==> flow/design.v <==
module ACTIVEPRO (
    input       RESET,
    input       SYS_CLOCK,                
    output reg  ACTIVE_DATA ,             
    output reg  ACTIVE_CLOCK,             
    input [511:0] ACTIVE_MESSAGE,         
    input [5:0] ACTIVE_CHANNEL,           
    input  ACTIVE_WR                      
    );
    reg [63:0][7:0] ACTIVE_MESSAGE_LATCHED; 
    reg [7:0] MESSAGE_LENGTH;
    reg [14:0] state;
    wire clockstate;
    wire [2:0] bitcount;
    wire [7:0] bytecount;
    assign clockstate = state[0];
    assign bitcount[2:0] = state[3:1];
    assign bytecount[7:0] = state[11:4];
    wire [7:0] FIRST_BYTE;
    assign FIRST_BYTE = 8'h7F;
    wire [7:0] SECOND_BYTE;
    assign SECOND_BYTE = (ACTIVE_CHANNEL & 8'h3F) | 8'h40;
    reg [7:0] clock_divider;
    reg [7:0] NEW_LENGTH;
    always @*
    begin
        NEW_LENGTH = 8'd66;
        for (int x = 63; x >= 1; x--)
            if (ACTIVE_MESSAGE[8*x +: 8] == 8'h0)
                NEW_LENGTH = x + 2;         
    end
    always @ (posedge SYS_CLOCK)
    begin
        if (RESET)
        begin
            state <= 0;
            ACTIVE_CLOCK <= 0;
            ACTIVE_DATA <= 0;
        end
        else
        begin
            if (state)
            begin
                state <= state + 1;
                if (clockstate == 1)    
                begin
                    ACTIVE_CLOCK <= 0;
                    if (bytecount == 0)
                        ACTIVE_DATA <= FIRST_BYTE[7-bitcount];
                    else if (bytecount == 1)
                        ACTIVE_DATA <= SECOND_BYTE[7-bitcount];
                    else
                        ACTIVE_DATA <= ACTIVE_MESSAGE_LATCHED[MESSAGE_LENGTH - bytecount - 1][7-bitcount];
                end
                else if (clockstate == 0)  ACTIVE_CLOCK <= 1;
                if (bytecount >= MESSAGE_LENGTH) state <= 0;
            end
            else         
            begin
                if (ACTIVE_WR) 
                begin
                    state <= 1;      
                    ACTIVE_MESSAGE_LATCHED <= ACTIVE_MESSAGE;
                    MESSAGE_LENGTH <= NEW_LENGTH;
                end
            end
        end
    end
endmodule 
# Reports on ACTIVEPRO
# Module ACTIVEPRO before and after one edit of its RTL, step after step.
# "before" refers to lines of the RTL above, "after" to lines of the edited file.
# "change" is "after" less "before", of the values as shown; "rel_change_pct" is that difference over "before", in percent.
# Operators: Yosys type, input widths -> output width; for muxes data width and select width s.
# Cell names lack the library's common part.
# Not given: --
# inputs
design,ACTIVEPRO
clock,SYS_CLOCK
library,sky130hd
corner,tt_025C_1v80

# Edit of the RTL
# Unified diff, file above to edited file.
# The edit is scripted: it alters the design's behaviour and was not made to optimise anything.
# begin of diff
@@ -4,8 +4,10 @@
     output reg  ACTIVE_DATA ,             
     output reg  ACTIVE_CLOCK,             
-    input [511:0] ACTIVE_MESSAGE,         
+    input [511:0] ACTIVE_MESSAGE_ext,         
     input [5:0] ACTIVE_CHANNEL,           
     input  ACTIVE_WR                      
     );
+    reg [511:0] ACTIVE_MESSAGE;
+    always @(posedge SYS_CLOCK) ACTIVE_MESSAGE <= ACTIVE_MESSAGE_ext;
     reg [63:0][7:0] ACTIVE_MESSAGE_LATCHED; 
     reg [7:0] MESSAGE_LENGTH;
# end of diff

# Elaborated design
# Counts by Yosys on the flattened word-level netlist (proc, flatten, opt, wreduce; memories kept). Register bits leave out memories and registers merged into their read ports (data or address). Print and check cells are left out. Cells with the same type and inputs are merged into one.
# bits
element,before,after,change,rel_change_pct
ff_bits,537,1049,512,95.34
word_cells,163,164,1,0.61
# classes
element,before,after,change,rel_change_pct
shift,3,3,0,0.00
bitwise,2,2,0,0.00
cmp,1,1,0,0.00
muxes,68,68,0,0.00
addsub,5,5,0,0.00
equal,1,1,0,0.00
n_reduce_logical,73,73,0,0.00
# Unchanged operator kinds not shown: 28.

# Logic depth
# Yosys ltp: most cells in a row. Word level: on the elaborated netlist, between registers, memories and ports. Mapped: between sequential cells and ports; inverters and the memories' decode and read muxes count.
# logic_depth
element,before,after,change,rel_change_pct
word_depth,63,63,0,0.00
ABC_AREA,0,0,--,--
depth_mapped,16,16,0,0.00
mapped_depth_nobuf,15,15,0,0.00

# Netlist
# Yosys stat after the flow's synthesis: flattened, memories mapped to cells. It holds for the ABC_AREA given above (unset counts as 0); a run with the other value may have another netlist.
# mapped
element,before,after,change,rel_change_pct
buf_cells,49,46,-3,-6.12
cell_count,1301,1833,532,40.89
area_mm2,0.0226442,0.0331718,0.0105276,46.49
flip_flops,536,1048,512,95.52
seqArea_mm2,0.0159253,0.0261751,0.0102498,64.36
# by_type
cell_type,before,after,change,rel_change_pct
dfxtp_1,17,529,512,3011.76
a22oi_1,30,69,39,130.00
a22o_1,22,3,-19,-86.36
nand2_1,99,114,15,15.15
nand3_1,25,37,12,48.00
a221oi_1,13,1,-12,-92.31
a21oi_1,24,34,10,41.67
clkbuf_1,16,7,-9,-56.25
clkbuf_8,0,9,9,--
mux4_2,130,123,-7,-5.38
buf_4,10,3,-7,-70.00
o21ai_0,24,18,-6,-25.00
a31oi_1,10,4,-6,-60.00
buf_12,0,6,6,--
mux4_1,0,6,6,--
nor3_1,18,13,-5,-27.78
buf_2,15,10,-5,-33.33
a21o_1,6,1,-5,-83.33
# Unchanged cell types not shown: 10.
# Not every row of either side is listed.

# Worst setup path after synthesis
# Path of least setup slack by OpenSTA after synthesis, without wires, with an ideal clock, recovery checks aside; 20% of the period is set as input and as output delay. Where synthesis merged equal registers, the netlist keeps one of their names.
# synth_path
element,before,after,change,rel_change_pct
path_type,input port to flip-flop,input port to flip-flop,--,--
start,in RESET,in RESET,--,--
end,reg ACTIVE_MESSAGE_LATCHED,reg state[0],--,--
arrival_time_ps,39394,41968,2574,6.53
slack_ps,-31549,-32196,-647,--
n_path_buf,0,0,0,--
required_ps,7845,9772,1927,24.56
driving_pins,1,2,1,100.00
setup_ps,2155,228,-1927,--
clock_period_ps,10000,10000,0,0.00
delay_ps,39549,40196,647,1.64
period_less_setup_slack_ps,41549,42196,647,1.56
# "delay_ps" is the arrival time less input delay plus setup time.
# "driving_pins" counts driving pins, that of a launching flip-flop among them; a cell with two outputs on the path counts twice.
# "period_less_setup_slack_ps" is the clock period less the worst setup slack; recovery checks do not enter. This is arithmetic on one report: input and output delays are still those of the set period (20% each).
# An end named without its bit number is one bit of that signal or, where synthesis recoded a state register, one of its new flip-flops.
# Between the ends stands the longest chain of elaborated cells between them, by number of cells; it is not shown to be the way that was timed. Of several equally long chains one is given.
# A line is the first line of the expression or statement that the cell stems from. Yosys adds cells for indexed reads and writes and turns some case tables into memories.
# At most two assigning lines are given for a register; there are more.
# synth_via_before
path_cell_list,nor3b_1
elab_chain_len,2
# synth_rtl_before
element,line,rtl
start: declaration,2,"input       RESET,"
$not 1->1,--,
$reduce_and 3->1,--,
end: assignment,63,ACTIVE_MESSAGE_LATCHED <= ACTIVE_MESSAGE;
end: declaration,10,reg [63:0][7:0] ACTIVE_MESSAGE_LATCHED;
# synth_via_after
path_cell_list,nor3b_1 o21bai_1
# synth_rtl_after
element,line,rtl
start: declaration,2,"input       RESET,"
end: assignment,38,state <= 0;
end: assignment,46,state <= state + 1;
end: declaration,14,reg [14:0] state;
# after: No chain of elaborated cells between the ends is given.

# Path in the finished layout
# From the final timing report of each run of set A: the path of least setup slack in the routed layout; clock arrival at registers is part of the times.
# The report prints the path's times to 10 ps; the period is as set.
# layout_path
element,before,after,change,rel_change_pct
path_type,input port to flip-flop,flip-flop to flip-flop,--,--
start,in ACTIVE_MESSAGE[441],reg state[4],--,--
end,reg MESSAGE_LENGTH[2],reg ACTIVE_DATA,--,--
n_path_buf,1,1,0,0.00
arrival_time_ps,4830,5010,180,3.73
required_ps,10330,10550,220,2.13
clock_period_ps,10000,10000,0,0.00
slack_ps,5490,5550,60,--
driving_pins,10,15,5,50.00
setup_ps,270,90,-180,--
# Between the ends stands the longest chain of elaborated cells between them, by number of cells; it is not shown to be the way that was timed. Of several equally long chains one is given.
# At most two assigning lines are given for a register; there are more.
# layout_via_before
path_cell_list,clkdlybuf4s50_1 nor4_1 nand2_1 and4_1 a21oi_1 o2111ai_1 a211oi_1 o31ai_1 a211oi_1 o21ai_0
elab_chain_len,55
# layout_rtl_before
element,line,rtl
start: declaration,6,"input [511:0] ACTIVE_MESSAGE,"
$logic_not 8->1,29,if (ACTIVE_MESSAGE[8*x +: 8] == 8'h0)
$mux 6 (26 in a row),29,
$mux 5 (16 in a row),29,
$mux 4 (8 in a row),29,
$mux 3 (4 in a row),29,
end: assignment,64,MESSAGE_LENGTH <= NEW_LENGTH;
end: declaration,11,reg [7:0] MESSAGE_LENGTH;
# layout_via_after
path_cell_list,dfxtp_1 ha_1 inv_1 fa_1 inv_1 ha_1 nor2b_4 buf_4 a22oi_1 nand2_1 nand3_1 a311oi_1 a31oi_1 a2111o_1 a311oi_1
elab_chain_len,6
# layout_rtl_after
element,line,rtl
start: declaration,14,reg [14:0] state;
start: assignment,38,state <= 0;
start: assignment,46,state <= state + 1;
$sub 8x8->9,55,ACTIVE_DATA <= ACTIVE_MESSAGE_LATCHED[MESSAGE_LENGTH - bytecount - 1][7-bitcount];
$sub 9x2->10,55,
$add 13x4->14,55,
$shiftx 512x14->1,55,
$mux 1,52,else if (bytecount == 1)
$mux 1,50,if (bytecount == 0)
end: assignment,51,ACTIVE_DATA <= FIRST_BYTE[7-bitcount];
end: assignment,53,ACTIVE_DATA <= SECOND_BYTE[7-bitcount];
end: declaration,4,"output reg  ACTIVE_DATA ,"

# Measured runs
# Both versions went through the flow (Yosys, OpenROAD) with the same settings in each pair. Constraints: input delay and output delay 20% of the set period each, output load 0.01 pF.
# settings_set_A
CORE_UTILIZATION,50
PLACE_DENSITY,0.6
period_ns,10.0
CAP_MARGIN,20
CORE_MARGIN,2
SLEW_MARGIN,20
# measured_set_A
element,before,after,change,rel_change_pct
period_reached_ps,4505,4454,-51,-1.13
final_setup_ws_ps,5495,5546,51,--
final_stdcell_area_mm2,0.0303041,0.042726,0.0124219,40.99
utilization_frac,0.682,0.65,-0.032,--
tns_ps,0,0,0,--
hold_worst_slack_ps,498,408,-90,--
synth_chip_area_mm2,0.0226442,0.0331718,0.0105276,46.49
power_w,0.005223,0.009759,0.004536,86.85
final_die_area_mm2,0.0470066,0.0684189,0.0214123,45.55
# settings_set_B
CELL_PAD_IN_SITES_DETAIL_PLACEMENT,1
CORE_UTILIZATION,21
GPL_ROUTABILITY_DRIVEN,1
MAX_ROUTING_LAYER,met4
MIN_ROUTING_LAYER,met1
PLACE_DENSITY_LB_ADDON,0.15
TNS_END_PERCENT,75
period_ns,5.25
CAP_MARGIN,20
CORE_MARGIN,2
SLEW_MARGIN,20
# measured_set_B
element,before,after,change,rel_change_pct
period_reached_ps,4168,4089,-79,-1.90
final_setup_ws_ps,1082,1161,79,--
final_stdcell_area_mm2,0.0320633,0.0448718,0.0128085,39.95
utilization_frac,0.3,0.287,-0.013,--
tns_ps,0,0,0,--
hold_worst_slack_ps,500,406,-94,--
synth_chip_area_mm2,0.0226442,0.0331718,0.0105276,46.49
power_w,0.010989,0.019666,0.008677,78.96
final_die_area_mm2,0.110473,0.161158,0.050685,45.88
# "period_reached_ps" is the run's clock period less its worst setup slack. It is reckoned from that one timing run; input and output delays stay at 20% of the period that was set.
# "power_w" rests on the timing tool's default activity at the inputs, not on a simulated workload.
